==> flow/design.v <==
`timescale 1ns / 1ps
module dataReg #(parameter dataWidth=8)(
input i_clk,
input [dataWidth-1:0] i_data,
input i_data_valid,
output reg [dataWidth-1:0] o_data,
output reg o_data_valid
);
always @(posedge i_clk)
begin
    if(i_data_valid)
        o_data <= i_data;
    o_data_valid <= i_data_valid;
end
endmodule
`timescale 1ns / 1ps
module lineBuffer #(parameter dataWidth=8, imageWidth=512)(
input   i_clk,
input   [dataWidth-1:0] i_data,
input   i_data_valid,
output  [dataWidth-1:0] o_data,
output  o_data_valid
);
wire [dataWidth-1:0] w_data_out [imageWidth-1:0];
wire [imageWidth-1:0] w_data_valid;
assign o_data = w_data_out[imageWidth-1];
assign o_data_valid = w_data_valid[imageWidth-1];
generate
    genvar i;
    for(i=0;i<imageWidth;i=i+1)
    begin:loop
        if(i==0)
            dataReg #(.dataWidth(dataWidth))DR0(
                .i_clk(i_clk),
                .i_data(i_data),
                .i_data_valid(i_data_valid),
                .o_data(w_data_out[i]),
                .o_data_valid(w_data_valid[i])
            );
         else
            dataReg #(.dataWidth(dataWidth))DR(
                .i_clk(i_clk),
                .i_data(w_data_out[i-1]),
                .i_data_valid(i_data_valid),
                .o_data(w_data_out[i]),
                .o_data_valid(w_data_valid[i])
            );
    end
endgenerate
endmodule
`timescale 1ns / 1ps
module imageBuffer #(parameter dataWidth=1,kernelWidth=5,kernelHeight=5,imageWidth=256)(
input        i_clk,
input        i_rst,
input  [dataWidth-1:0] i_pixel_data,
input        i_pixel_data_valid,
output [kernelWidth*kernelHeight*dataWidth-1:0] o_data,
output       o_data_valid
);
integer counter;
integer outDataCounter;
reg data_valid_int;
always @(posedge i_clk)
if(i_rst)
begin
    counter <= 0;
    data_valid_int <= 1'b0;
end
else
begin
    if(i_pixel_data_valid & !data_valid_int)
        counter <= counter+1;
    else if(!i_pixel_data_valid & data_valid_int)
        counter <= counter-1;
    if(counter >= (((kernelHeight+1)/2)*imageWidth+(kernelWidth+1)/2))
        data_valid_int <= 1'b1;
    else
        data_valid_int <= 1'b0;
end
always @(posedge i_clk)
begin
    if(i_rst)
        outDataCounter <= 0;
    else if(outDataCounter==imageWidth-1 & data_valid_int)
        outDataCounter <= 0;
    else if(data_valid_int)
        outDataCounter <= outDataCounter+1;
end
assign o_data_valid = data_valid_int & (outDataCounter<imageWidth-kernelWidth+1);
wire [dataWidth-1:0] w_data_reg_out [kernelWidth*kernelHeight-1:0];
wire [kernelWidth*kernelHeight-1:0] w_data_reg_out_valid;
wire [dataWidth-1:0] line_buff_out [kernelHeight-2:0];
wire [kernelHeight-2:0] line_buff_out_valid;
generate
genvar i,j,k;
    for(i=kernelHeight-1;i>=0;i=i-1)
    begin:l1
        for(j=kernelWidth-1;j>=0;j=j-1)
        begin:l2
            for(k=0;k<dataWidth;k=k+1)
            begin:l3
                assign o_data[(kernelHeight-1-i)*kernelWidth*dataWidth+(kernelWidth-1-j)*dataWidth+k] = w_data_reg_out[i*kernelWidth+j][k];
            end
        end
    end
endgenerate
generate
    for(i=0;i<kernelHeight;i=i+1)
    begin:oloop
        for(j=0;j<kernelWidth;j=j+1)
        begin:iloop
            if(i==0&j==0)  
            begin
                dataReg #(.dataWidth(dataWidth))dR0(
                    .i_clk(i_clk),
                    .i_data(i_pixel_data),  
                    .i_data_valid(i_pixel_data_valid),
                    .o_data(w_data_reg_out[i*kernelWidth+j]),
                    .o_data_valid(w_data_reg_out_valid[i*kernelWidth+j])
                );
            end
            else if(j==0)  
            begin
                dataReg #(.dataWidth(dataWidth))dR1(
                    .i_clk(i_clk),
                    .i_data(line_buff_out[i-1]),  
                    .i_data_valid(i_pixel_data_valid),
                    .o_data(w_data_reg_out[i*kernelWidth+j]),
                    .o_data_valid(w_data_reg_out_valid[i*kernelWidth+j])
                );
            end
            else 
            begin
                dataReg #(.dataWidth(dataWidth))dR2(
                    .i_clk(i_clk),
                    .i_data(w_data_reg_out[i*kernelWidth+j-1]),  
                    .i_data_valid(i_pixel_data_valid),
                    .o_data(w_data_reg_out[i*kernelWidth+j]),
                    .o_data_valid(w_data_reg_out_valid[i*kernelWidth+j])
                );
            end
        end
    end
endgenerate
generate
    for(i=0;i<kernelHeight-1;i=i+1)
    begin:loop
        if(i==0)
        begin
            lineBuffer #(.dataWidth(dataWidth),.imageWidth(imageWidth-kernelWidth))lB0(
                .i_clk(i_clk),
                .i_data(w_data_reg_out[kernelWidth-1]),
                .i_data_valid(i_pixel_data_valid),
                .o_data(line_buff_out[i]),
                .o_data_valid(line_buff_out_valid[i])
            );
        end
        else
        begin
            lineBuffer #(.dataWidth(dataWidth),.imageWidth(imageWidth-kernelWidth))lB(
                .i_clk(i_clk),
                .i_data(w_data_reg_out[(i+1)*kernelWidth-1]),
                .i_data_valid(i_pixel_data_valid),
                .o_data(line_buff_out[i]),
                .o_data_valid(line_buff_out_valid[i])
            );        
        end
    end
endgenerate
endmodule
`timescale 1ns / 1ps
module imageBuffer2 #(parameter dataWidth=1,kernelWidth=2,kernelHeight=2,imageWidth=256)(
input        i_clk,
input        i_rst,
input  [dataWidth-1:0] i_pixel_data,
input        i_pixel_data_valid,
output [kernelWidth*kernelHeight*dataWidth-1:0] o_data,
output  reg  o_data_valid
);
integer counter;
always @(posedge i_clk)
if(i_rst)
begin
    counter <= 0;
    o_data_valid <= 1'b0;
end
else
begin
    if(i_pixel_data_valid & !o_data_valid)
        counter <= counter+1;
    else if(!i_pixel_data_valid & o_data_valid)
        counter <= counter-1;
    if(counter == (((kernelHeight)/2)*imageWidth+((kernelWidth)/2)) & i_pixel_data_valid)
        o_data_valid <= 1'b1;
    else if(counter > (((kernelHeight)/2)*imageWidth+(kernelWidth)/2))
        o_data_valid <= 1'b1;
    else
        o_data_valid <= 1'b0;
end
wire [dataWidth-1:0] w_data_reg_out [kernelWidth*kernelHeight-1:0];
wire [kernelWidth*kernelHeight-1:0] w_data_reg_out_valid;
wire [dataWidth-1:0] line_buff_out [kernelHeight-2:0];
wire [kernelHeight-2:0] line_buff_out_valid;
generate
genvar i,j,k;
    for(i=kernelHeight-1;i>=0;i=i-1)
    begin:l1
        for(j=kernelWidth-1;j>=0;j=j-1)
        begin:l2
            for(k=0;k<dataWidth;k=k+1)
            begin:l3
                assign o_data[(kernelHeight-1-i)*kernelWidth*dataWidth+(kernelWidth-1-j)*dataWidth+k] = w_data_reg_out[i*kernelWidth+j][k];
            end
        end
    end
endgenerate
generate
    for(i=0;i<kernelHeight;i=i+1)
    begin:oloop
        for(j=0;j<kernelWidth;j=j+1)
        begin:iloop
            if(i==0&j==0)  
            begin
                dataReg #(.dataWidth(dataWidth))dR0(
                    .i_clk(i_clk),
                    .i_data(i_pixel_data),  
                    .i_data_valid(i_pixel_data_valid),
                    .o_data(w_data_reg_out[i*kernelWidth+j]),
                    .o_data_valid(w_data_reg_out_valid[i*kernelWidth+j])
                );
            end
            else if(j==0)  
            begin
                dataReg #(.dataWidth(dataWidth))dR1(
                    .i_clk(i_clk),
                    .i_data(line_buff_out[i-1]),  
                    .i_data_valid(i_pixel_data_valid),
                    .o_data(w_data_reg_out[i*kernelWidth+j]),
                    .o_data_valid(w_data_reg_out_valid[i*kernelWidth+j])
                );
            end
            else 
            begin
                dataReg #(.dataWidth(dataWidth))dR2(
                    .i_clk(i_clk),
                    .i_data(w_data_reg_out[i*kernelWidth+j-1]),  
                    .i_data_valid(i_pixel_data_valid),
                    .o_data(w_data_reg_out[i*kernelWidth+j]),
                    .o_data_valid(w_data_reg_out_valid[i*kernelWidth+j])
                );
            end
        end
    end
endgenerate
generate
    for(i=0;i<kernelHeight-1;i=i+1)
    begin:loop
        if(i==0)
        begin
            lineBuffer #(.dataWidth(dataWidth),.imageWidth(imageWidth))lB0(
                .i_clk(i_clk),
                .i_data(i_pixel_data),
                .i_data_valid(i_pixel_data_valid),
                .o_data(line_buff_out[i]),
                .o_data_valid(line_buff_out_valid[i])
            );
        end
        else
        begin
            lineBuffer #(.dataWidth(dataWidth),.imageWidth(imageWidth))lB(
                .i_clk(i_clk),
                .i_data(line_buff_out[i-1]),
                .i_data_valid(i_pixel_data_valid),
                .o_data(line_buff_out[i]),
                .o_data_valid(line_buff_out_valid[i])
            );        
        end
    end
endgenerate
endmodule
`timescale 1ns / 1ps
module Convolution #(parameter ConvData=1)(
input i_clk,
input i_rst,
input i_data_valid,
input [71:0]i_data,
output reg o_data_valid,
output reg [23:0]o_data
    );
  integer i;
  reg [23:0] sum,mul;reg [23:0] BiasAdd,x;
  function [15:0] coeff;
    input integer n;
    case(n)
        0: coeff = 16'b1001011101000;
        1: coeff = 16'b1010001110000;
        2: coeff = 16'b111011010110;
        3: coeff = 16'b1100100101010;
        4: coeff = 16'b11111100;
        5: coeff = 16'b1001001111111;
        6: coeff = 16'b1100011011100;
        7: coeff = 16'b110010000000;
        8: coeff = 16'b1010010110010;
        9: coeff = 16'b1110111110101011;
        10: coeff = 16'b11100110000;
        11: coeff = 16'b1111011100111111;
        12: coeff = 16'b10101010010;
        13: coeff = 16'b1100100101011;
        14: coeff = 16'b101100111100;
        15: coeff = 16'b100001010000;
        16: coeff = 16'b111101000111;
        17: coeff = 16'b110011011000;
        18: coeff = 16'b1000100101000;
        19: coeff = 16'b10110111;
        20: coeff = 16'b1101011111000110;
        21: coeff = 16'b1001001010110;
        22: coeff = 16'b101110100001;
        23: coeff = 16'b1101101111101010;
        24: coeff = 16'b111001110000;
        25: coeff = 16'b1001111001100;
        26: coeff = 16'b1101111001111011;
        default: coeff = 16'b0;
    endcase
  endfunction
  function [23:0] bias;
    input integer n;
    case(n)
        0: bias = 24'b1011000100;
        1: bias = 24'b111111111011001001000010;
        2: bias = 24'b101000010000101;
        default: bias = 24'b0;
    endcase
  endfunction
wire [23:0] b_sel = bias(ConvData-1);
always@(posedge i_clk)
o_data_valid <= i_rst ? 1'b0 : i_data_valid;
always@(posedge i_clk)
begin
 sum = 0;x=0;
    for(i=9*(ConvData-1);i<(9*ConvData);i=i+1)
    begin
        mul = $signed(i_data[(i-(9*(ConvData-1)))*8+:8])*$signed(coeff(i));
        x=$signed(x)+$signed(mul);             
    end
    sum =  $signed(x);
    BiasAdd <= $signed(sum) + $signed(b_sel); 
         if(!b_sel[23] &!sum[23] & BiasAdd[23])  
               begin
                   o_data[23] <= 1'b0;
                   o_data[22:0] <= {23{1'b1}};
               end
           else if(b_sel[23] & sum[23] &  !BiasAdd[23])  
               begin
                   o_data[23] <= 1'b1;
                   o_data[22:0] <= {23{1'b0}};
               end
           else
                   o_data <= BiasAdd;
 end 
endmodule
`timescale 1ns / 1ps
module ReLu  #(parameter dataWidth=16,weightIntWidth=4) (
    input           clk,
    input           rst,
    input   [2*dataWidth-1:0]   ReLu_Input,
    input relu_data_valid_In,
    output reg relu_data_valid_Out,
    output  reg [dataWidth+3:0]  out
);
always @(posedge clk)
begin
    relu_data_valid_Out <= rst ? 1'b0 : relu_data_valid_In;
    if($signed(ReLu_Input) >= 0)
    begin
        if(|ReLu_Input[2*dataWidth-1-:weightIntWidth+1])  
            out <= {1'b0,{(dataWidth+3){1'b1}}};  
        else
            out <= ReLu_Input[2*dataWidth-2-weightIntWidth-:dataWidth+4];
    end
    else 
        out <= 0;      
end
endmodule
`timescale 1ns / 1ps
module maxpoolLogic #(parameter imageWidth=256)(
input   i_clk,
input   i_reset_n,
input   i_data_valid,
output o_data_valid
    );
 reg count;
 integer pixelCounter;
 assign o_data_valid = (i_data_valid && (pixelCounter<26) && count);
 always @(posedge i_clk)
 if(!i_reset_n)
 begin
    pixelCounter <= 0;
    count <= 1'b0;
 end
 else
 begin
    if(i_data_valid && pixelCounter == (2*imageWidth-1))
        pixelCounter <= 0;
    else if(i_data_valid) begin
        pixelCounter <= pixelCounter + 1;
    end
    if(i_data_valid)
        count <= ~count;
 end
 endmodule
`timescale 1ns / 1ps
module maxPooler(
    input   i_clk,
    input   i_rst,
    input[63:0] i_data_MP,
    input i_data_valid_MP,
    output reg [15:0] out_data_MP,
    output out_data_valid
    );
    integer i;
    reg [15:0] largest;
    always @(posedge i_clk) begin
        if(i_data_valid_MP)begin
            largest = i_data_MP[15:0];
            for(i=0;i<4;i=i+1)
            begin
                if(i_data_MP[16*i +: 16] > largest)
                    largest = i_data_MP[i*16+:16];
            end
            out_data_MP <= largest;
        end
    end
 maxpoolLogic  #(.imageWidth(26)) MDL(
    .i_clk(i_clk),
    .i_reset_n(!i_rst),
    .i_data_valid(i_data_valid_MP),
    .o_data_valid(out_data_valid)
 );
endmodule
`timescale 1ns / 1ps
module Conv_ReLu_MaxPool #(parameter ConvKernel=1)
                           (input[71:0] inputData,
                           input inputValid,
                           input clk,
                           input rst,
                           output[15:0] MP_Out,
                           output MPOut_valid
    );
    wire out_data_valid;
    wire[71:0] out_data;
    wire data_conv_valid;
    wire[23:0] conv_data;
    wire relu_data_valid_Out;
    wire[15:0]relu_out;
    wire[63:0] Out;
    wire Out_valid;
    Convolution #(.ConvData(ConvKernel))conv (
    .i_clk(clk),
    .i_rst(rst),
    .i_data_valid(inputValid),
    .i_data(inputData),
    .o_data_valid(data_conv_valid),
    .o_data(conv_data)
        );
    ReLu  #(.dataWidth(12),.weightIntWidth(0)) ReLu 
        (.clk(clk), .rst(rst),
        .ReLu_Input(conv_data),
        .relu_data_valid_In(data_conv_valid),
        .relu_data_valid_Out(relu_data_valid_Out),
        .out(relu_out));
     imageBuffer2 #(.dataWidth(16),.kernelWidth(2),.kernelHeight(2),.imageWidth(26)) IB2 (
               . i_clk(clk),
               .i_rst(rst),
               .i_pixel_data(relu_out),
               .i_pixel_data_valid(relu_data_valid_Out),
               .o_data(Out), 
               .o_data_valid(Out_valid) 
             );
      maxPooler MP(
                 .i_clk(clk),
                 .i_rst(rst),
                 .i_data_MP(Out),
                 .i_data_valid_MP(Out_valid),
                 .out_data_MP(MP_Out),
                 .out_data_valid(MPOut_valid)
                 );
endmodule
`timescale 1ns / 1ps
module cnn_layer1 (
    input         clk,
    input         rst,
    input  [7:0]  pix_in,
    input         pix_valid,
    output [15:0] mp_out0,
    output        mp_valid0,
    output [15:0] mp_out1,
    output        mp_valid1,
    output [15:0] mp_out2,
    output        mp_valid2
);
    wire [71:0] win_data;
    wire        win_valid;
    imageBuffer #(.dataWidth(8),.kernelWidth(3),.kernelHeight(3),.imageWidth(28)) IB (
        .i_clk(clk),
        .i_rst(rst),
        .i_pixel_data(pix_in),
        .i_pixel_data_valid(pix_valid),
        .o_data(win_data),
        .o_data_valid(win_valid)
    );
    Conv_ReLu_MaxPool #(.ConvKernel(1)) CRM1 (
        .inputData(win_data), .inputValid(win_valid), .clk(clk), .rst(rst),
        .MP_Out(mp_out0), .MPOut_valid(mp_valid0));
    Conv_ReLu_MaxPool #(.ConvKernel(2)) CRM2 (
        .inputData(win_data), .inputValid(win_valid), .clk(clk), .rst(rst),
        .MP_Out(mp_out1), .MPOut_valid(mp_valid1));
    Conv_ReLu_MaxPool #(.ConvKernel(3)) CRM3 (
        .inputData(win_data), .inputValid(win_valid), .clk(clk), .rst(rst),
        .MP_Out(mp_out2), .MPOut_valid(mp_valid2));
endmodule
From RTL to reports: cnn_layer1. What the tools print for cnn_layer1, step after step. Line numbers count from 1 in the design file above. Operators carry their Yosys type and port widths (W data, S select, Z words). Library cell names are shortened. Not given: -

Top: cnn_layer1. Clock port: clk. Library: sky130hd. Corner: tt_025C_1v80.

Word-level counts. Source: Yosys, flattened and elaborated. Widths are those after wreduce. Registers that Yosys merges into a memory's read port (data or address) are not register bits. Print and check cells do not count. Equal cells are merged and count once.

Register bits after elaboration: 2321. Under input bits stands 11.

The entry for $add $sub $neg reads 39. Under multiply operators stands 27. For $lt $le $gt $ge the number is 20. For equal/unequal tests the number is 7. Under mux-type cells stands 36. For bitwise logic cells the number is 22. The entry for reductions and logical operators reads 29.

Operators by type and width (number): $mul A8 B13 Y21 const B (6); $mul A8 B14 Y22 const B (5); $mul A8 B11 Y19 const B (4); $mul A8 B12 Y20 const B (3); $mul A8 B9 Y17 const B (3); $mul A8 B10 Y18 const B (2); $mux W16 (18); $add A32 B2 Y32 const B (8); $mux W32 (8); $mul A8 B15 Y23 const B (1); $add A24 B21 Y24 (7); $add A24 B22 Y24 (7); $gt A16 B16 Y1 (9); $sub A32 B2 Y32 const B (4); $lt A32 B6 Y1 const B (4); $eq A32 B6 Y1 const B (4); $mul A8 B8 Y16 const B (1); $mul A8 B7 Y15 const B (1); $gt A32 B6 Y1 const B (3); $eq A32 B7 Y1 const B (3); $mul A8 B6 Y14 const B (1); $ge A24 B1 Y1 const B (3); $add A23 B21 Y24 (2); $add A24 B16 Y24 const B (2); $add A24 B23 Y24 (2); $mux W15 (3); $ge A32 B7 Y1 const B (1); $add A23 B23 Y24 (1).

Not listed: further kinds 13, cells in them 64.

Logic depth. Depth = most cells in a row (Yosys ltp): at word level without a register or memory, in the mapped netlist without a sequential cell, where the memories' decode and read muxes count.

The figure for word-level depth is 11. Under ABC_AREA stands 0. Depth in mapped cells: 46. The entry for depth with buffers taken out reads 45.

Mapped cells and area. Source: synth_stat.txt of the flow (Yosys; design flattened, memories mapped). It holds for the ABC_AREA given above (unset counts as 0); a run with the other value may have another netlist. The area totals of this step are shown rounded.

The figure for standard cells after synthesis is 10521. Mapped area: 136000 um^2. Under sequential area stands 64300 um^2. For flip-flops the number is 2279.

Cell types: edfxtp_1 (number 1864, area in all 5.6E+04 um^2); fa_1 (number 1123, area in all 2.25E+04 um^2); ha_1 (number 1466, area in all 1.83E+04 um^2); dfxtp_1 (number 415, area in all 8.31E+03 um^2); inv_1 (number 1964, area in all 7372.07 um^2); xnor2_1 (number 346, area in all 3.03E+03 um^2); a21oi_1 (number 413, area in all 2.07E+03 um^2); nor2_1 (number 550, area in all 2064.48 um^2); xor2_1 (number 229, area in all 2.01E+03 um^2); mux2i_1 (number 129, area in all 1.29E+03 um^2); nand2_1 (number 274, area in all 1.03E+03 um^2); a21o_1 (number 136, area in all 1.02E+03 um^2); o21ai_0 (number 197, area in all 985.946 um^2); nor2b_1 (number 129, area in all 807.024 um^2); mux2_2 (number 54, area in all 608.083 um^2); nand3_1 (number 107, area in all 535.514 um^2); o21bai_1 (number 70, area in all 525.504 um^2); nand4_1 (number 83, area in all 519.248 um^2).

Other cell types: 79; their cells: 972. The figures by module come from a second, unflattened synthesis with its own total; it is not the netlist above.

The figure for cells (unflattened synthesis) is 11829. The entry for area (unflattened synthesis) reads 150000 um^2.

Rows give one instance, submodules left out.

By module: dataReg #(dataWidth=16) (times used 90, cells 17, area 500 um^2, seq. area 500 um^2); Convolution #(ConvData=3) (times used 1, cells 2255, area 21800 um^2, seq. area 981 um^2); Convolution #(ConvData=2) (times used 1, cells 2003, area 20100 um^2, seq. area 981 um^2); Convolution #(ConvData=1) (times used 1, cells 2138, area 19800 um^2, seq. area 981 um^2); dataReg #(dataWidth=8) (times used 59, cells 9, area 260 um^2, seq. area 260 um^2); maxPooler (times used 3, cells 345, area 2910 um^2, seq. area 480 um^2); imageBuffer2 (times used 3, cells 360, area 2830 um^2, seq. area 661 um^2); maxpoolLogic #(imageWidth=26) (times used 3, cells 199, area 1700 um^2, seq. area 661 um^2); imageBuffer (times used 1, cells 555, area 4320 um^2, seq. area 1300 um^2); ReLu (times used 3, cells 35, area 490 um^2, seq. area 340 um^2); lineBuffer (times used 3, cells 0, area 0.0 um^2, seq. area 0.0 um^2); lineBuffer (times used 2, cells 0, area 0.0 um^2, seq. area 0.0 um^2); Conv_ReLu_MaxPool #(ConvKernel=1) (times used 1, cells 0, area 0.0 um^2, seq. area 0.0 um^2); Conv_ReLu_MaxPool #(ConvKernel=2) (times used 1, cells 0, area 0.0 um^2, seq. area 0.0 um^2).

Further modules, not shown: 2.

Worst setup path after synthesis. OpenSTA on the mapped netlist: ideal clock, no wires. The path of least setup slack (recovery checks aside). Input and output delay are each 20% of the period. Register names are those of the netlist, which keeps one name where synthesis merged equal registers.

Kind: reg-to-reg. Start point: reg CRM2.ReLu.relu_data_valid_Out. End point: reg CRM2.IB2.counter[31]. For period the number is 14.0 ns. Setup time: 0.128 ns. Under launch time at the first pin stands 0.000 ns. The figure for data arrival time is 36.513 ns. Under slack stands -22.640 ns. The entry for path delay reads 36.641 ns. Under stages stands 14. The figure for buffers on the path is 0. For synthesis period reached the number is 36.64 ns.

"path delay" is the arrival time less input delay plus setup time. "stages": output pins that drive a net of the path, with the launching flip-flop's if there is one; two outputs of one cell count as two. "synthesis period reached" = period - worst setup slack (recovery checks aside). The figure is calculated, with input and output delays left at 20% of the set period. The rows between start and end are the longest chain of elaborated cells between them; the timing report does not say that the signal goes this way. Where chains are equally long, one stands for them. A line is the first line of the expression or statement that the cell stems from. Yosys adds cells for indexed reads and writes and turns some case tables into memories. A register here has more assigning lines than the two given.

Path through: dfxtp_1 ha_1 inv_1 ha_1 or3_1 o221a_2 o31a_1 a31oi_1 o41a_1 a21oi_1 a41oi_1 mux2_2 xnor2_1 nor2_1. For cells in the longest elaborated chain the number is 4. Under elaborated cells between the ends (all ways) stands 6. Classes of those cells: 2 x mux; 2 x logic; 2 x reduce/logical.

Ends and longest elaborated chain, after synthesis: start: declaration (RTL line 367) `output reg relu_data_valid_Out,`; start: assignment (RTL line 372) `relu_data_valid_Out <= rst ? 1'b0 : relu_data_valid_In;`; $logic_not A1 Y1 (RTL line 191) `else if(!i_pixel_data_valid & o_data_valid)`; $and A1 B1 Y1 (RTL line 191); $mux W32 (RTL line 191); $mux W32 (RTL line 189) `if(i_pixel_data_valid & !o_data_valid)`; end: assignment (RTL line 190) `counter <= counter+1;`; end: assignment (RTL line 192) `counter <= counter-1;`; end: declaration (RTL line 180) `integer counter;`.

Path in the finished layout. Path of least setup slack in the final report of flow run A (OpenROAD, finished layout, wires in). Where an end is a register, its clock arrival counts in the times.

Kind: reg-to-reg. Start point: reg IB.oloop[1].iloop[2].genblk1.genblk1.dR2.o_data[0]. End point: reg CRM3.conv.o_data[8]. For period the number is 14.0 ns. Setup time: 0.06 ns. Under launch time at the first pin stands 0.92 ns. The figure for data arrival time is 12.48 ns. Under slack stands 2.35 ns. Under stages stands 34. The figure for buffers on the path is 0.

The rows between start and end are the longest chain of elaborated cells between them; the timing report does not say that the signal goes this way. Where chains are equally long, one stands for them. A register here has more assigning lines than the two given.

Path through: edfxtp_1 inv_1 ha_1 ha_1 fa_1 ha_1 fa_1 a21o_1 a21oi_1 o21bai_1 a21oi_1 o21a_1 o211ai_1 a31oi_1 nor2b_1 o21bai_1 xor2_1 fa_1 fa_1 inv_1 fa_1 fa_1 fa_1 inv_1 fa_1 inv_1 fa_1 fa_1 ha_1 or2_2 o32a_1 xnor2_2 nand2_1 nand2b_1. For cells in the longest elaborated chain the number is 9. Under elaborated cells between the ends (all ways) stands 9. Classes of those cells: 6 x add/sub; 1 x mul; 1 x logic; 1 x reduce/logical.

Ends and longest elaborated chain, post-layout: start: declaration (RTL line 6) `output reg [dataWidth-1:0] o_data,`; start: assignment (RTL line 12) `o_data <= i_data;`; $mul A8 B13 Y21 (RTL line 342) `mul = $signed(i_data[(i-(9*(ConvData-1)))*8+:8])*$signed(coeff(i));`; $add A24 B22 Y24 (RTL line 343) `x=$signed(x)+$signed(mul);`; $add A24 B21 Y24 (RTL line 343); $add A24 B23 Y24 (RTL line 343); $add A24 B21 Y24 (RTL line 343); $add A24 B22 Y24 (RTL line 343); $add A24 B23 Y24 (RTL line 343); $logic_not A1 Y1 (RTL line 347) `if(!b_sel[23] &!sum[23] & BiasAdd[23])`; $and A1 B1 Y1 (RTL line 347); end: assignment (RTL line 350) `o_data[22:0] <= {23{1'b1}};`; end: assignment (RTL line 358) `o_data <= BiasAdd;`; end: declaration (RTL line 288) `output reg [23:0]o_data`.

## Implementation results

Settings and measured results of 3 stored flow runs for module cnn_layer1 (sky130hd), not sorted in any way. The constraints put input and output delay at 20% of the set period each and load the outputs with 0.01 pF. Results are given in rounded form.

Files of flow run A:
==> flow/run.sh <==
#!/bin/bash
# the make line also repeats the synthesis and layout settings of config.mk as NAME=value (left out here)
make -C /OpenROAD-flow-scripts/flow DESIGN_CONFIG=/design/flow/config.mk WORK_HOME=/design/flow/orfs CLKGATE_MAP_FILE= finish
==> flow/config.mk <==
export PLATFORM = sky130hd
export DESIGN_NAME = cnn_layer1
export DESIGN_NICKNAME = cnn_layer1
export VERILOG_FILES = /design/flow/design.v
export SDC_FILE = /design/flow/constraint.sdc
export NUM_CORES = 4
export LEC_CHECK = 0
export CAP_MARGIN = 20
export CELL_PAD_IN_SITES_GLOBAL_PLACEMENT = 3
export CORE_MARGIN = 2
export CORE_UTILIZATION = 40
export CTS_CLUSTER_SIZE = 31
export MAX_ROUTING_LAYER = met4
export SETUP_SLACK_MARGIN = 1.8
export SLEW_MARGIN = 20
==> flow/constraint.sdc <==
create_clock -name core_clock -period 14.0 [get_ports {clk}]
set_input_delay 2.8000 -clock core_clock [delete_from_list [all_inputs] [get_ports {clk}]]
set_output_delay 2.8000 -clock core_clock [all_outputs]
set_load 0.01 [all_outputs]

Results of flow run A. The final setup TNS comes to 0.000 ns. The measured mapped cell area after synthesis is 136000 um^2. The measured die footprint is 344000 um^2. The worst setup slack after layout reads 2.35 ns. The worst hold slack in the final report is 0.361 ns. The standard-cell area of the final layout stands at 152000 um^2.

Files of flow run B:
==> flow/run.sh <==
#!/bin/bash
# the make line also repeats the synthesis and layout settings of config.mk as NAME=value (left out here)
make -C /OpenROAD-flow-scripts/flow DESIGN_CONFIG=/design/flow/config.mk WORK_HOME=/design/flow/orfs CLKGATE_MAP_FILE= finish
==> flow/config.mk <==
export PLATFORM = sky130hd
export DESIGN_NAME = cnn_layer1
export DESIGN_NICKNAME = cnn_layer1
export VERILOG_FILES = /design/flow/design.v
export SDC_FILE = /design/flow/constraint.sdc
export NUM_CORES = 4
export LEC_CHECK = 0
export ABC_AREA = 1
export CAP_MARGIN = 20
export CELL_PAD_IN_SITES_DETAIL_PLACEMENT = 0
export CELL_PAD_IN_SITES_GLOBAL_PLACEMENT = 2
export CORE_ASPECT_RATIO = 1.03
export CORE_MARGIN = 2
export CORE_UTILIZATION = 20
export CTS_CLUSTER_DIAMETER = 32
export GPL_ROUTABILITY_DRIVEN = 0
export GPL_TIMING_DRIVEN = 0
export HOLD_SLACK_MARGIN = -0.04
export MAX_ROUTING_LAYER = met5
export MIN_ROUTING_LAYER = met2
export PLACE_DENSITY_LB_ADDON = 0.28
export SETUP_SLACK_MARGIN = -0.79
export SLEW_MARGIN = 0
export TNS_END_PERCENT = 70
==> flow/constraint.sdc <==
create_clock -name core_clock -period 8.44 [get_ports {clk}]
set_input_delay 1.6880 -clock core_clock [delete_from_list [all_inputs] [get_ports {clk}]]
set_output_delay 1.6880 -clock core_clock [all_outputs]
set_load 0.01 [all_outputs]

Results of flow run B. The final setup TNS comes to -134 ns. The measured mapped cell area after synthesis is 141000 um^2. The measured die footprint is 714000 um^2. The worst setup slack after layout reads -1.91 ns. The worst hold slack in the final report is 0.313 ns. The standard-cell area of the final layout stands at 184000 um^2.

Files of flow run C:
==> flow/run.sh <==
#!/bin/bash
# the make line also repeats the synthesis and layout settings of config.mk as NAME=value (left out here)
make -C /OpenROAD-flow-scripts/flow DESIGN_CONFIG=/design/flow/config.mk WORK_HOME=/design/flow/orfs CLKGATE_MAP_FILE= finish
==> flow/config.mk <==
export PLATFORM = sky130hd
export DESIGN_NAME = cnn_layer1
export DESIGN_NICKNAME = cnn_layer1
export VERILOG_FILES = /design/flow/design.v
export SDC_FILE = /design/flow/constraint.sdc
export NUM_CORES = 4
export LEC_CHECK = 0
export CAP_MARGIN = 20
export CORE_MARGIN = 2
export CORE_UTILIZATION = 63
export PLACE_DENSITY = 0.6
export SLEW_MARGIN = 20
==> flow/constraint.sdc <==
create_clock -name core_clock -period 12.7 [get_ports {clk}]
set_input_delay 2.5400 -clock core_clock [delete_from_list [all_inputs] [get_ports {clk}]]
set_output_delay 2.5400 -clock core_clock [all_outputs]
set_load 0.01 [all_outputs]

Results of flow run C. The final setup TNS comes to 0.000 ns. The measured mapped cell area after synthesis is 136000 um^2. The measured die footprint is 219000 um^2. The worst setup slack after layout reads 0.678 ns. The worst hold slack in the final report is 0.348 ns. The standard-cell area of the final layout stands at 149000 um^2.
